==> flow/design.v <==
`timescale 1ns / 1ns
module hexDecoder(input [3:0]binIn, output [6:0]HEX);
	wire [0:3]c = binIn;
	assign HEX[0] = ((~c[0] & ~c[1] & ~c[2] & c[3]) | (~c[0] & c[1] & ~c[2] & ~c[3]) | (c[0] & ~c[1] & c[2] & c[3]) | (c[0] & c[1] & ~c[2] & c[3]));
	assign HEX[1] = ((~c[0] & c[1] & ~c[2] & c[3]) | (~c[0] & c[1] & c[2] & ~c[3]) | (c[0] & ~c[1] & c[2] & c[3]) | (c[0] & c[1] & ~c[2] & ~c[3])| (c[0] & c[1] & c[2] & ~c[3]) | (c[0] & c[1] & c[2] & c[3]));
	assign HEX[2] = ((~c[0] & ~c[1] & c[2] & ~c[3]) | (c[0] & c[1] & ~c[2] & ~c[3]) | (c[0] & c[1] & c[2] & ~c[3]) | (c[0] & c[1] & c[2] & c[3]));
	assign HEX[3] = ((~c[0] & ~c[1] & ~c[2] & c[3]) | (~c[0] & c[1] & ~c[2] & ~c[3]) | (~c[0] & c[1] & c[2] & c[3]) | (c[0] & ~c[1] & ~c[2] & c[3])| (c[0] & ~c[1] & c[2] & ~c[3]) | (c[0] & c[1] & c[2] & c[3]));
	assign HEX[4] = ((~c[0] & ~c[1] & ~c[2] & c[3]) | (~c[0] & ~c[1] & c[2] & c[3]) | (~c[0] & c[1] & ~c[2] & ~c[3]) | (~c[0] & c[1] & ~c[2] & c[3])| (~c[0] & c[1] & c[2] & c[3]) | (c[0] & ~c[1] & ~c[2] & c[3]));
	assign HEX[5] = ((~c[0] & ~c[1] & ~c[2] & c[3]) | (~c[0] & ~c[1] & c[2] & ~c[3]) | (~c[0] & ~c[1] & c[2] & c[3]) | (~c[0] & c[1] & c[2] & c[3])| (c[0] & c[1] & ~c[2] & c[3]));
	assign HEX[6] = ((~c[0] & ~c[1] & ~c[2] & ~c[3]) | (~c[0] & ~c[1] & ~c[2] & c[3]) | (~c[0] & c[1] & c[2] & c[3]) | (c[0] & c[1] & ~c[2] & ~c[3]));
endmodule
module binaryToBCD(
    binaryIn,
	Millions,
	HundredThousands,
	TenThousands,
	Thousands,
	Hundreds,
	Tens,
	Ones
    );
    input [39:0] binaryIn;
    output reg[3:0] Ones;
	output reg[3:0] Tens;
	output reg[3:0] Hundreds;
	output reg[3:0] Thousands;
	output reg[3:0] TenThousands;
	output reg[3:0] HundredThousands;
	output reg[3:0] Millions;
    integer i;   
     always @(binaryIn)
        begin
			Millions= 4'd0;
			HundredThousands= 4'd0;
			TenThousands= 4'd0;
			Thousands= 4'd0;
			Hundreds= 4'd0;
			Tens= 4'd0;
			Ones= 4'd0;
            for (i = 21; i >=0; i = i-1)  
            begin
				if(Millions>=5)
					Millions = Millions +3;
				if(HundredThousands>=5)
					HundredThousands = HundredThousands +3;
				if(TenThousands>=5)
					TenThousands = TenThousands +3;
				if(Thousands>=5)
					Thousands = Thousands +3;
				if(Hundreds>=5)
					Hundreds = Hundreds +3;
				if(Tens>=5)
					Tens = Tens +3;
				if(Ones>=5)
					Ones = Ones +3;
				Millions = Millions<<1;
				Millions[0] = HundredThousands[3];
				HundredThousands = HundredThousands<<1;
				HundredThousands[0] = TenThousands[3];
				TenThousands = TenThousands<<1;
				TenThousands[0] = Thousands[3];
				Thousands = Thousands<<1;
				Thousands[0] = Hundreds[3];
				Hundreds = Hundreds<<1;
				Hundreds[0] = Tens[3];
				Tens = Tens<<1;
				Tens[0] = Ones[3];
				Ones = Ones<<1;
				Ones[0] = binaryIn[i];
            end
        end     
endmodule
`timescale 1ns / 1ns
module prevData(clock, reset, received_data_en, received_data, prev_data);
	input clock, reset, received_data_en;
	input [7:0]received_data;
	output reg [7:0] prev_data;
	reg [7:0] current_data;
	always@(posedge clock)begin
		if(reset)begin
			prev_data <= 0;
			current_data <= 0;
		end
		else if(received_data_en)begin
			prev_data <= current_data;
			current_data <= received_data;
		end
		else
			prev_data <= 0;
	end
endmodule
`timescale 1ns / 1ns
module logicController(clock, reset, received_data, received_data_en, click, buy, one, two, three, four, five, six, seven, eight, selection, upgradeClick);
	input clock, reset, received_data_en;
	input [7:0]received_data;
	output reg click, buy, one, two, three, four, five, six, seven, eight, selection, upgradeClick;
	localparam IDLE = 0, CLICK = 1, BUY = 2, ONE = 3, TWO = 4, THREE = 5, FOUR = 6, FIVE = 7, SIX = 8, SEVEN = 9, EIGHT = 10, UPGRADECLICK = 11;
	reg [4:0] currentState;
	reg [4:0] nextState;
	always@(*)begin
		case(currentState)
			IDLE:	begin
						if(received_data_en)begin
							if(received_data == 'h29)
								nextState = CLICK;
							else if(received_data == 'h5A)
								nextState = BUY;
							else if(received_data == 'h16)
								nextState = ONE;
							else if(received_data == 'h1E)
								nextState = TWO;
							else if(received_data == 'h26)
								nextState = THREE;
							else if(received_data == 'h25)
								nextState = FOUR;
							else if(received_data == 'h2E)
								nextState = FIVE;
							else if(received_data == 'h36)
								nextState = SIX;
							else if(received_data == 'h3D)
								nextState = SEVEN;
							else if(received_data == 'h3E)
								nextState = EIGHT;
							else if(received_data == 'h21)
								nextState = UPGRADECLICK;
							else
								nextState = IDLE;
						end
						else
							nextState = IDLE;
					end		
			CLICK: nextState = IDLE;
			BUY: nextState = IDLE;
			ONE: nextState = IDLE;
			TWO: nextState = IDLE;
			THREE: nextState = IDLE;
			FOUR: nextState = IDLE;
			FIVE: nextState = IDLE;
			SIX: nextState = IDLE;
			SEVEN: nextState = IDLE;
			EIGHT: nextState = IDLE;
			UPGRADECLICK: nextState = IDLE;
			default: nextState = IDLE;
		endcase
	end
	always@(*)begin
		click = 0;
		buy = 0; 
		one = 0; 
		two = 0; 
		three = 0; 
		four = 0; 
		five = 0; 
		six = 0; 
		seven = 0; 
		eight = 0;
		selection = 0;
		upgradeClick = 0;
		case(currentState)
			CLICK: click = 1;
			BUY: buy = 1;
			ONE:	begin
						one = 1;
						selection = 1;
					end
			TWO:	begin
						two = 1;
						selection = 1;
					end
			THREE:begin
						three = 1;
						selection = 1;
					end
			FOUR:	begin
						four = 1;
						selection = 1;
					end
			FIVE: begin
						five = 1;
						selection = 1;
					end
			SIX:	begin
						six = 1;
						selection = 1;
					end
			SEVEN:begin 
						seven = 1;
						selection = 1;
					end
			EIGHT:begin 
						eight = 1;
						selection = 1;
					end
			UPGRADECLICK: upgradeClick = 1;
			default: begin
				click = 0;
				buy = 0; 
				one = 0; 
				two = 0; 
				three = 0; 
				four = 0; 
				five = 0; 
				six = 0; 
				seven = 0; 
				eight = 0;
				selection = 0;
				upgradeClick = 0;
			end
		endcase
	end
	always@(posedge clock)begin
		if(reset)
			currentState <= IDLE;
		else
			currentState <= nextState;
	end
endmodule
`timescale 1ns / 1ns
module logicDatapath(clock, reset, pulse, money, prev_data, selectedAsset, click, buy, upgradeClick, one, two, three, four, five, six, seven, eight);
	input clock, reset, pulse, click, buy, upgradeClick, one, two, three, four, five, six, seven, eight;
	input[7:0] prev_data;
	output reg [39:0] money;
	localparam ONE = 0, TWO = 1, THREE = 2, FOUR = 3, FIVE = 4, SIX = 5, SEVEN = 6, EIGHT = 7, BREAK = 'hF0;
	output reg [7:0] selectedAsset;
	reg[29:0] rate; 
	reg[29:0] clickRate;
	reg[29:0] clickRateCost;
	reg[23:0] assetCost[7:0];
	reg[23:0] assetRates[7:0];
	wire enoughMoney = (money>= assetCost[selectedAsset]);
	wire enoughMoneyClick = (money >= clickRateCost);
	always@(*)begin
			assetCost[ONE] = 10;
			assetCost[TWO] = 40;
			assetCost[THREE] = 250;
			assetCost[FOUR] = 2000;
			assetCost[FIVE] = 10000;
			assetCost[SIX] = 100000;
			assetCost[SEVEN] = 1000000;
			assetCost[EIGHT] = 10000000;
			assetRates[ONE] = 1;
			assetRates[TWO] = 5;
			assetRates[THREE] = 15;
			assetRates[FOUR] = 60;
			assetRates[FIVE] = 800;
			assetRates[SIX] = 10000;
			assetRates[SEVEN] = 50000;
			assetRates[EIGHT] = 500000;
	end
	always@(posedge clock)begin
		if(reset)
			selectedAsset <= ONE;
		else if(prev_data == BREAK)
			selectedAsset <= selectedAsset;
		else if(one)
			selectedAsset <= ONE;
		else if(two)
			selectedAsset <= TWO;
		else if(three)
			selectedAsset <= THREE;
		else if(four)
			selectedAsset <= FOUR;
		else if(five)
			selectedAsset <= FIVE;
		else if(six)
			selectedAsset <= SIX;
		else if(seven)
			selectedAsset <= SEVEN;
		else if(eight)
			selectedAsset <= EIGHT;
		else 
			selectedAsset <= selectedAsset;
	end
	always@(posedge clock)begin
		if(reset)
			money <= 10;
		else if(prev_data == BREAK)
			money <= money;
		else if(click)
			money <= money + clickRate;
		else if(buy && enoughMoney)
			money <= money - assetCost[selectedAsset];
		else if(upgradeClick && enoughMoneyClick)
			money <= money - clickRateCost;
		else if(pulse)
			money <= money + rate;
		else
			money <= money;
	end
	always@(posedge clock)begin
		if(reset)
			rate <= 0;
		else if(prev_data == BREAK)
			rate <= rate;
		else if(buy && enoughMoney)
			rate <= rate + assetRates[selectedAsset];
		else
			rate <= rate;
	end
	always@(posedge clock)begin
		if(reset)begin
			clickRate <= 1;
			clickRateCost <= 10;
		end
		else if(prev_data == BREAK)begin
			clickRate <= clickRate;
			clickRateCost <= clickRateCost;
		end
		else if(upgradeClick && enoughMoneyClick)begin
			clickRate <= clickRate * 2;
			clickRateCost <= clickRateCost * 2;
		end
		else begin 
			clickRate <= clickRate;
			clickRateCost <= clickRateCost;
		end
	end
endmodule
`timescale 1ns / 1ns
module money_clicker(clk, rst, key_data, key_valid, tick, money, asset, HEX0, HEX1, HEX2, HEX3, HEX4, HEX5);
	input clk;
	input rst;
	input [7:0] key_data;
	input key_valid;
	input tick;
	output [39:0] money;
	output [7:0] asset;
	output [6:0] HEX0, HEX1, HEX2, HEX3, HEX4, HEX5;
	wire [3:0] Millions;
	wire [3:0] HundredThousands;
	wire [3:0] TenThousands;
	wire [3:0] Thousands;
	wire [3:0] Hundreds;
	wire [3:0] Tens;
	wire [3:0] Ones;
	wire click, buy, upgradeClick, one, two, three, four, five, six, seven, eight;
	wire [7:0] prev_data;
	wire selection;
	binaryToBCD convert (money[39:0], Millions[3:0], HundredThousands[3:0], TenThousands[3:0], Thousands[3:0], Hundreds[3:0], Tens[3:0], Ones[3:0]);
	hexDecoder H0(Ones[3:0], HEX0);
	hexDecoder H1(Tens[3:0], HEX1);
	hexDecoder H2(Hundreds[3:0], HEX2);
	hexDecoder H3(Thousands[3:0], HEX3);
	hexDecoder H4(TenThousands[3:0], HEX4);
	hexDecoder H5(HundredThousands[3:0], HEX5);
	prevData prev(clk, rst, key_valid, key_data, prev_data);
	logicController control(clk, rst, key_data, key_valid, click, buy, one, two, three, four, five, six, seven, eight, selection, upgradeClick);
	logicDatapath datapath(clk, rst, tick, money, prev_data, asset, click, buy, upgradeClick, one, two, three, four, five, six, seven, eight);
endmodule
Appendix: tool output

## Tool chain data of money_clicker

Tool output for the design above before and after an edit, in the order of the flow.
"before" refers to lines of the RTL above, "after" to lines of the edited file.
"difference" is "after" less "before", of the values as shown; "relative change" is that difference over "before", in percent.
Operators carry their Yosys type and port widths (W data, S select, Z words).
Library cell names are shortened.
A cell with -- has no value.

| design | value |
|---|---|
| top | money_clicker |
| clock | clk |
| library | sky130hd |
| library corner | tt_025C_1v80 |

## Edit of the RTL

The edit as a unified diff against the file above.
This change comes from a script, not from a designer. The edited design behaves differently; no optimisation was intended.

```diff
@@ -48,5 +48,5 @@
 				if(Thousands>=5)
 					Thousands = Thousands +3;
-				if(Hundreds>=5)
+				if(Hundreds<5)
 					Hundreds = Hundreds +3;
 				if(Tens>=5)
```

## Word-level counts

Source: Yosys, flattened and elaborated. Widths are those after wreduce. Registers that Yosys merges into a memory's read port (data or address) are not register bits. Print and check cells do not count.
Memory sizes are those after Yosys's memory passes, which may raise the word count (mostly to a power of two), join words into wider ones and drop unused or constant bits.

Bit counts:

| element | before | after | difference | relative change (%) |
|---|---|---|---|---|
| register bits | 158 | 158 | 0 | 0.00 |
| ROM bits | 192 | 192 | 0 | 0.00 |
| memories kept | 1 | 1 | 0 | 0.00 |
| input port bits | 12 | 12 | 0 | 0.00 |
| output and inout port bits | 90 | 90 | 0 | 0.00 |
| elaborated cells | 772 | 772 | 0 | 0.00 |

Memory list:

| element | before | after |
|---|---|---|
| words x width with read and write ports | 16 x 12 bit 1R0W | 16 x 12 bit 1R0W |

Cells by class:

| element | before | after | difference | relative change (%) |
|---|---|---|---|---|
| add/sub/neg operators | 116 | 116 | 0 | 0.00 |
| order comparisons | 113 | 113 | 0 | 0.00 |
| eq/ne operators | 19 | 19 | 0 | 0.00 |
| muxes and demuxes | 144 | 144 | 0 | 0.00 |
| bitwise operators | 351 | 351 | 0 | 0.00 |
| reduce/logical cells | 16 | 16 | 0 | 0.00 |

Operator list:

| operator | before | after | difference | relative change (%) |
|---|---|---|---|---|
| $ge A4 B3 Y1 const B | 105 | 87 | -18 | -17.14 |
| $lt A4 B3 Y1 const B | 0 | 18 | +18 | -- |
| $add A1 B2 Y3 const AB | 5 | 3 | -2 | -40.00 |
| $ge A1 B3 Y1 const AB | 5 | 3 | -2 | -40.00 |
| $mux W4 | 94 | 95 | +1 | +1.06 |
| $mux W3 | 25 | 24 | -1 | -4.00 |
| $add A2 B2 Y3 const B | 0 | 1 | +1 | -- |
| $add A4 B2 Y4 const AB | 0 | 1 | +1 | -- |
| $ge A2 B3 Y1 const B | 0 | 1 | +1 | -- |
| $lt A4 B3 Y1 const AB | 0 | 1 | +1 | -- |
| $and A1 B1 Y1 | 162 | 162 | 0 | 0.00 |
| $or A1 B1 Y1 | 162 | 162 | 0 | 0.00 |
| $add A4 B2 Y4 const B | 90 | 90 | 0 | 0.00 |
| $not A1 Y1 | 27 | 27 | 0 | 0.00 |
| $add A3 B2 Y3 const B | 15 | 15 | 0 | 0.00 |
| $eq A8 B6 Y1 const B | 8 | 8 | 0 | 0.00 |
| $mux W8 | 8 | 8 | 0 | 0.00 |
| $mux W24 | 7 | 7 | 0 | 0.00 |
| $eq A3 B3 Y1 const B | 4 | 4 | 0 | 0.00 |
| $mux W40 | 4 | 4 | 0 | 0.00 |
| $reduce_and A2 Y1 | 4 | 4 | 0 | 0.00 |
| $add A40 B30 Y40 | 2 | 2 | 0 | 0.00 |
| $eq A3 B2 Y1 const B | 2 | 2 | 0 | 0.00 |
| $eq A8 B5 Y1 const B | 2 | 2 | 0 | 0.00 |
| $logic_and A1 B1 Y1 | 2 | 2 | 0 | 0.00 |
| $mux W2 | 2 | 2 | 0 | 0.00 |
| $pmux W24 S8 | 2 | 2 | 0 | 0.00 |
| $add A1 B2 Y3 const B | 1 | 1 | 0 | 0.00 |

Not every row of either side is listed.

## Logic depth

Longest topological path by Yosys (ltp), each cell counted once; first at word level (registers and memories cut), then after technology mapping (sequential cells cut; the memories' decode and read muxes count).

Depth:

| element | before | after | difference | relative change (%) |
|---|---|---|---|---|
| depth after elaboration | 51 | 51 | 0 | 0.00 |
| ABC_AREA | 0 | 0 | -- | -- |
| gate-level depth with buffers | 97 | 107 | +10 | +10.31 |
| mapped depth without buffers | 92 | 103 | +11 | +11.96 |

## Synthesis result

Yosys stat after the flow's synthesis: flattened, memories mapped to cells. It holds for the ABC_AREA given above (unset counts as 0); a run with the other value may have another netlist.

Mapped netlist:

| element | before | after | difference | relative change (%) |
|---|---|---|---|---|
| cells in the netlist | 3572 | 3301 | -271 | -7.59 |
| chip area (Yosys) (sq um) | 24573.6 | 23062.1 | -1511.5 | -6.15 |
| area of sequential cells (sq um) | 3002.9 | 3002.9 | 0.0 | 0.00 |
| flip-flop cells | 150 | 150 | 0 | 0.00 |
| buffer cells | 164 | 143 | -21 | -12.80 |

Cells by type:

| cell type | before | after | difference | relative change (%) |
|---|---|---|---|---|
| nor2_1 | 355 | 275 | -80 | -22.54 |
| o21ai_0 | 236 | 203 | -33 | -13.98 |
| inv_1 | 221 | 251 | +30 | +13.57 |
| a21oi_1 | 313 | 286 | -27 | -8.63 |
| ha_1 | 179 | 205 | +26 | +14.53 |
| nor3_1 | 108 | 83 | -25 | -23.15 |
| a211oi_1 | 90 | 74 | -16 | -17.78 |
| xnor2_1 | 82 | 97 | +15 | +18.29 |
| and2_1 | 57 | 42 | -15 | -26.32 |
| nand2_1 | 373 | 359 | -14 | -3.75 |
| o21ai_1 | 30 | 18 | -12 | -40.00 |
| and3_1 | 24 | 36 | +12 | +50.00 |
| a22o_1 | 16 | 4 | -12 | -75.00 |
| mux2i_1 | 59 | 70 | +11 | +18.64 |
| nor3_2 | 11 | 0 | -11 | -100.00 |
| a21boi_0 | 45 | 35 | -10 | -22.22 |
| a21o_1 | 54 | 63 | +9 | +16.67 |
| o211ai_1 | 45 | 54 | +9 | +20.00 |

Not every row of either side is listed.
By module: a second synthesis without flattening, with its own total; a netlist apart from the flattened one above.

Unflattened totals:

| element | before | after | difference | relative change (%) |
|---|---|---|---|---|
| cells (unflattened synthesis) | 3554 | 3418 | -136 | -3.83 |
| area (unflattened synthesis) (sq um) | 25171.6 | 24641.1 | -530.5 | -2.11 |

Each row is one instance without its submodules.

By module, before:

| module | times used | cells | area (sq um) | sequential area (sq um) |
|---|---|---|---|---|
| logicDatapath | 1 | 1845 | 13092.6 | 2602.5 |
| binaryToBCD | 1 | 1423 | 9795.6 | 0.0 |
| hexDecoder | 6 | 30 | 220.2 | 0.0 |
| prevData | 1 | 43 | 510.5 | 320.3 |
| logicController | 1 | 63 | 451.7 | 80.1 |
| money_clicker | 1 | 0 | 0.0 | 0.0 |

By module, after:

| module | times used | cells | area (sq um) | sequential area (sq um) |
|---|---|---|---|---|
| logicDatapath | 1 | 1819 | 13237.7 | 2602.5 |
| binaryToBCD | 1 | 1313 | 9120.0 | 0.0 |
| hexDecoder | 6 | 30 | 220.2 | 0.0 |
| prevData | 1 | 43 | 510.5 | 320.3 |
| logicController | 1 | 63 | 451.7 | 80.1 |
| money_clicker | 1 | 0 | 0.0 | 0.0 |

## Timing after synthesis

Path of least setup slack by OpenSTA after synthesis, without wires, with an ideal clock, recovery checks aside; 20% of the period is set as input and as output delay. Where synthesis merged equal registers, the netlist keeps one of their names.

Path post-synthesis:

| element | before | after | difference | relative change (%) |
|---|---|---|---|---|
| kind | reg-to-output | reg-to-output | -- | -- |
| start | reg datapath.money[19] | reg datapath.money[19] | -- | -- |
| end | out HEX4[0] | out HEX5[5] | -- | -- |
| period (ps) | 25000 | 25000 | 0 | 0.00 |
| output delay (ps) | 5000 | 5000 | 0 | 0.00 |
| launch time at the first pin (ps) | 0 | 0 | 0 | -- |
| arrival (ps) | 17222 | 18293 | +1071 | +6.22 |
| data required time (ps) | 20000 | 20000 | 0 | 0.00 |
| setup slack (ps) | 2778 | 1707 | -1071 | -- |
| path delay (ps) | 17222 | 18293 | +1071 | +6.22 |
| stages on the path | 97 | 96 | -1 | -1.03 |
| buffers on the path | 5 | 4 | -1 | -20.00 |
| period reached after synthesis (ps) | 22222 | 23293 | +1071 | +4.82 |

"path delay" = arrival - input delay + setup time.
A path that ends at an output port has no setup time.
"stages on the path": output pins that drive a net of the path, with the launching flip-flop's if there is one; two outputs of one cell count as two.
"period reached after synthesis" = period - worst setup slack (recovery checks aside). The figure is calculated, with input and output delays left at 20% of the set period.
Between the ends stands the longest chain of elaborated cells between them, by number of cells; it is not shown to be the way that was timed. Of several equally long chains one is given.
A line is the first line of the expression or statement that the cell stems from. Yosys adds cells for indexed reads and writes and turns some case tables into memories.
A register here has more assigning lines than the two given.

| on the way, post-synthesis, before | value |
|---|---|
| path through | dfxtp_1 > buf_2 > inv_1 > ha_1 > inv_1 > ha_1 > buf_4 > a21oi_4 > xnor2_1 > ha_1 > and2b_1 > a211oi_4 > o211ai_4 > ha_1 > nor2b_1 > a21oi_1 > or4_1 > and2_1 > [... 61 more ...] > o31ai_1 > o31ai_1 > a32o_1 > a2bb2oi_1 > a211oi_4 > inv_1 > ha_1 > o21a_1 > o31a_1 > clkinv_1 > ha_1 > nand3_1 > a21boi_0 > o22a_1 > clkbuf_1 > and2_1 > nor2_1 > o211ai_1 |
| length of the longest elaborated chain | 45 |
| elaborated cells on any way between the ends | 256 |
| classes of those cells | 79 x add/sub; 79 x compare; 79 x mux; 19 x logic |

Ends and longest elaborated chain, post-synthesis, before:

| element | RTL line | RTL |
|---|---|---|
| from (decl) | 222 | `output reg [39:0] money;` |
| from (assign) | 278 | `money <= money;` |
| from (assign) | 280 | `money <= money + clickRate;` |
| $add A4 B2 Y4 | 55 | `Ones = Ones +3;` |
| $mux W4 | 54 | `if(Ones>=5)` |
| $ge A4 B3 Y1 | 54 |  |
| $mux W4 | 54 |  |
| $ge A4 B3 Y1 | 54 |  |
| $mux W4 | 54 |  |
| $ge A4 B3 Y1 | 54 |  |
| [... 27 more ...] | -- |  |
| $add A4 B2 Y4 | 49 | `Thousands = Thousands +3;` |
| $mux W4 | 48 | `if(Thousands>=5)` |
| $add A4 B2 Y4 | 47 | `TenThousands = TenThousands +3;` |
| $mux W4 | 46 | `if(TenThousands>=5)` |
| $not A1 Y1 | 4 | `assign HEX[0] = ((~c[0] & ~c[1] & ~c[2] & c[3]) \| (~c[0] & c[1] & ~c[2] & ~c[3]) \| (c[0] & ~c[1] & c[2] & c[3] ...` |
| $and A1 B1 Y1 x3 | 4 |  |
| $or A1 B1 Y1 x3 | 4 |  |
| to (decl) | 328 | `output [6:0] HEX0, HEX1, HEX2, HEX3, HEX4, HEX5;` |

| on the way, post-synthesis, after | value |
|---|---|
| path through | dfxtp_1 > buf_2 > inv_1 > ha_1 > inv_1 > ha_1 > buf_2 > a21oi_2 > xnor2_1 > inv_1 > ha_1 > and2b_1 > a211oi_1 > o211ai_2 > buf_6 > ha_1 > inv_1 > o2111ai_1 > [... 60 more ...] > nand2b_1 > mux2i_1 > ha_1 > nand2b_1 > a32oi_1 > and2_1 > xor2_1 > ha_1 > nand2b_1 > nand2b_1 > a21oi_1 > a311oi_1 > nor2b_1 > a21oi_1 > clkbuf_1 > nand2_1 > or3_1 > o21ai_1 |
| length of the longest elaborated chain | 46 |
| elaborated cells on any way between the ends | 287 |
| classes of those cells | 89 x add/sub; 89 x compare; 89 x mux; 20 x logic |

Ends and longest elaborated chain, post-synthesis, after:

| element | RTL line | RTL |
|---|---|---|
| from (decl) | 222 | `output reg [39:0] money;` |
| from (assign) | 278 | `money <= money;` |
| from (assign) | 280 | `money <= money + clickRate;` |
| $add A4 B2 Y4 | 55 | `Ones = Ones +3;` |
| $mux W4 | 54 | `if(Ones>=5)` |
| $ge A4 B3 Y1 | 54 |  |
| $mux W4 | 54 |  |
| $ge A4 B3 Y1 | 54 |  |
| $mux W4 | 54 |  |
| $ge A4 B3 Y1 | 54 |  |
| [... 27 more ...] | -- |  |
| $add A4 B2 Y4 | 47 | `TenThousands = TenThousands +3;` |
| $mux W4 | 46 | `if(TenThousands>=5)` |
| $add A3 B2 Y3 | 45 | `HundredThousands = HundredThousands +3;` |
| $mux W3 | 44 | `if(HundredThousands>=5)` |
| $not A1 Y1 | 9 | `assign HEX[5] = ((~c[0] & ~c[1] & ~c[2] & c[3]) \| (~c[0] & ~c[1] & c[2] & ~c[3]) \| (~c[0] & ~c[1] & c[2] & c[3 ...` |
| $and A1 B1 Y1 x3 | 9 |  |
| $or A1 B1 Y1 x4 | 9 |  |
| to (decl) | 328 | `output [6:0] HEX0, HEX1, HEX2, HEX3, HEX4, HEX5;` |

## Path in the finished layout

Path of least setup slack in the final report of each run of pair A (OpenROAD, finished layout, wires in). Where an end is a register, its clock arrival counts in the times.
The path's times are printed in steps of 10 ps; the period is the one set.

Path after layout:

| element | before | after | difference | relative change (%) |
|---|---|---|---|---|
| kind | reg-to-output | reg-to-output | -- | -- |
| start | reg datapath.money[20] | reg datapath.money[19] | -- | -- |
| end | out HEX5[4] | out HEX4[3] | -- | -- |
| period (ps) | 25000 | 25000 | 0 | 0.00 |
| output delay (ps) | 5000 | 5000 | 0 | 0.00 |
| launch time at the first pin (ps) | 450 | 450 | 0 | 0.00 |
| arrival (ps) | 18630 | 18770 | +140 | +0.75 |
| data required time (ps) | 20000 | 20000 | 0 | 0.00 |
| setup slack (ps) | 1370 | 1230 | -140 | -- |
| stages on the path | 90 | 95 | +5 | +5.56 |
| buffers on the path | 1 | 5 | +4 | +400.00 |

Between the ends stands the longest chain of elaborated cells between them, by number of cells; it is not shown to be the way that was timed. Of several equally long chains one is given.
A register here has more assigning lines than the two given.

| on the way, after layout, before | value |
|---|---|
| path through | dfxtp_4 > inv_1 > ha_1 > inv_1 > ha_4 > a21oi_4 > xnor2_4 > ha_1 > and2b_1 > a211oi_4 > o211ai_4 > ha_1 > nand2b_1 > a221o_1 > or4_1 > and2_1 > ha_1 > a21o_1 > [... 54 more ...] > and2_1 > inv_1 > ha_1 > a221oi_1 > o31ai_1 > o31ai_1 > a32o_1 > or3_1 > and2_1 > ha_1 > o22a_1 > o31ai_4 > ha_1 > o21ai_1 > a22o_2 > or3_1 > o211ai_1 > clkdlybuf4s50_1 |
| length of the longest elaborated chain | 49 |
| elaborated cells on any way between the ends | 308 |
| classes of those cells | 95 x add/sub; 95 x compare; 95 x mux; 23 x logic |

Ends and longest elaborated chain, after layout, before:

| element | RTL line | RTL |
|---|---|---|
| from (decl) | 222 | `output reg [39:0] money;` |
| from (assign) | 278 | `money <= money;` |
| from (assign) | 280 | `money <= money + clickRate;` |
| $add A4 B2 Y4 | 55 | `Ones = Ones +3;` |
| $mux W4 | 54 | `if(Ones>=5)` |
| $ge A4 B3 Y1 | 54 |  |
| $mux W4 | 54 |  |
| $ge A4 B3 Y1 | 54 |  |
| $mux W4 | 54 |  |
| $ge A4 B3 Y1 | 54 |  |
| [... 29 more ...] | -- |  |
| $add A4 B2 Y4 | 47 | `TenThousands = TenThousands +3;` |
| $mux W4 | 46 | `if(TenThousands>=5)` |
| $add A3 B2 Y3 | 45 | `HundredThousands = HundredThousands +3;` |
| $mux W3 | 44 | `if(HundredThousands>=5)` |
| $not A1 Y1 | 8 | `assign HEX[4] = ((~c[0] & ~c[1] & ~c[2] & c[3]) \| (~c[0] & ~c[1] & c[2] & c[3]) \| (~c[0] & c[1] & ~c[2] & ~c[3 ...` |
| $and A1 B1 Y1 x3 | 8 |  |
| $or A1 B1 Y1 x5 | 8 |  |
| to (decl) | 328 | `output [6:0] HEX0, HEX1, HEX2, HEX3, HEX4, HEX5;` |

| on the way, after layout, after | value |
|---|---|
| path through | dfxtp_1 > inv_1 > ha_1 > inv_1 > ha_1 > a21oi_4 > xnor2_2 > inv_1 > ha_1 > and2b_1 > a211oi_2 > o211ai_2 > buf_4 > nand2_1 > a21o_1 > buf_4 > nand2_1 > ha_1 > [... 59 more ...] > nor2b_2 > o311ai_4 > xnor2_2 > ha_2 > inv_1 > or3_1 > mux2i_1 > a211oi_1 > o2bb2ai_2 > ha_2 > nor2b_2 > nor2_1 > a211oi_2 > nand2_2 > mux2_4 > or3_1 > a2bb2oi_1 > clkdlybuf4s50_1 |
| length of the longest elaborated chain | 47 |
| elaborated cells on any way between the ends | 262 |
| classes of those cells | 79 x add/sub; 79 x compare; 79 x mux; 25 x logic |

Ends and longest elaborated chain, after layout, after:

| element | RTL line | RTL |
|---|---|---|
| from (decl) | 222 | `output reg [39:0] money;` |
| from (assign) | 278 | `money <= money;` |
| from (assign) | 280 | `money <= money + clickRate;` |
| $add A4 B2 Y4 | 55 | `Ones = Ones +3;` |
| $mux W4 | 54 | `if(Ones>=5)` |
| $ge A4 B3 Y1 | 54 |  |
| $mux W4 | 54 |  |
| $ge A4 B3 Y1 | 54 |  |
| $mux W4 | 54 |  |
| $ge A4 B3 Y1 | 54 |  |
| [... 27 more ...] | -- |  |
| $add A4 B2 Y4 | 49 | `Thousands = Thousands +3;` |
| $mux W4 | 48 | `if(Thousands>=5)` |
| $add A4 B2 Y4 | 47 | `TenThousands = TenThousands +3;` |
| $mux W4 | 46 | `if(TenThousands>=5)` |
| $not A1 Y1 | 7 | `assign HEX[3] = ((~c[0] & ~c[1] & ~c[2] & c[3]) \| (~c[0] & c[1] & ~c[2] & ~c[3]) \| (~c[0] & c[1] & c[2] & c[3] ...` |
| $and A1 B1 Y1 x3 | 7 |  |
| $or A1 B1 Y1 x5 | 7 |  |
| to (decl) | 328 | `output [6:0] HEX0, HEX1, HEX2, HEX3, HEX4, HEX5;` |

## Layout results

Runs of the flow (Yosys, OpenROAD) on both versions; the two runs of a pair have the same settings. The constraints put input and output delay at 20% of the set period each and load the outputs with 0.01 pF.

| settings, pair A | value |
|---|---|
| CORE_UTILIZATION | 40 |
| period_ns | 25.0 |
| CAP_MARGIN | 20 |
| CORE_MARGIN | 2 |
| SLEW_MARGIN | 20 |

Results, pair A:

| element | before | after | difference | relative change (%) |
|---|---|---|---|---|
| Yosys chip area after synthesis (sq um) | 24573.6 | 23062.1 | -1511.5 | -6.15 |
| die footprint (sq um) | 63433.5 | 59592.1 | -3841.4 | -6.06 |
| standard-cell area of the final layout (sq um) | 26973.4 | 26009.9 | -963.5 | -3.57 |
| utilization in the final report (%) | 44.5 | 45.3 | +0.8 | -- |
| setup slack of the worst path (ps) | 1374 | 1230 | -144 | -- |
| setup total negative slack (ps) | 0 | 0 | 0 | -- |
| worst hold slack (ps) | 459 | 459 | 0 | -- |
| clock period reached (ps) | 23626 | 23770 | +144 | +0.61 |

| settings, pair B | value |
|---|---|
| CORE_UTILIZATION | 62 |
| GPL_ROUTABILITY_DRIVEN | 1 |
| HOLD_SLACK_MARGIN | 0.22 |
| PLACE_DENSITY_LB_ADDON | 0.21 |
| SETUP_SLACK_MARGIN | 5.0 |
| TNS_END_PERCENT | 30 |
| period_ns | 36.5 |
| CAP_MARGIN | 20 |
| CORE_MARGIN | 2 |
| SLEW_MARGIN | 20 |

Results, pair B:

| element | before | after | difference | relative change (%) |
|---|---|---|---|---|
| Yosys chip area after synthesis (sq um) | 24573.6 | 23062.1 | -1511.5 | -6.15 |
| die footprint (sq um) | 41243.5 | 38755.8 | -2487.7 | -6.03 |
| standard-cell area of the final layout (sq um) | 26315.2 | 24757.5 | -1557.7 | -5.92 |
| utilization in the final report (%) | 67.6 | 67.6 | 0.0 | -- |
| setup slack of the worst path (ps) | 7645 | 6948 | -697 | -- |
| setup total negative slack (ps) | 0 | 0 | 0 | -- |
| worst hold slack (ps) | 463 | 464 | +1 | -- |
| clock period reached (ps) | 28855 | 29552 | +697 | +2.42 |

"clock period reached" means the clock period less the worst setup slack. The figure is calculated, with input and output delays left at 20% of the set period.
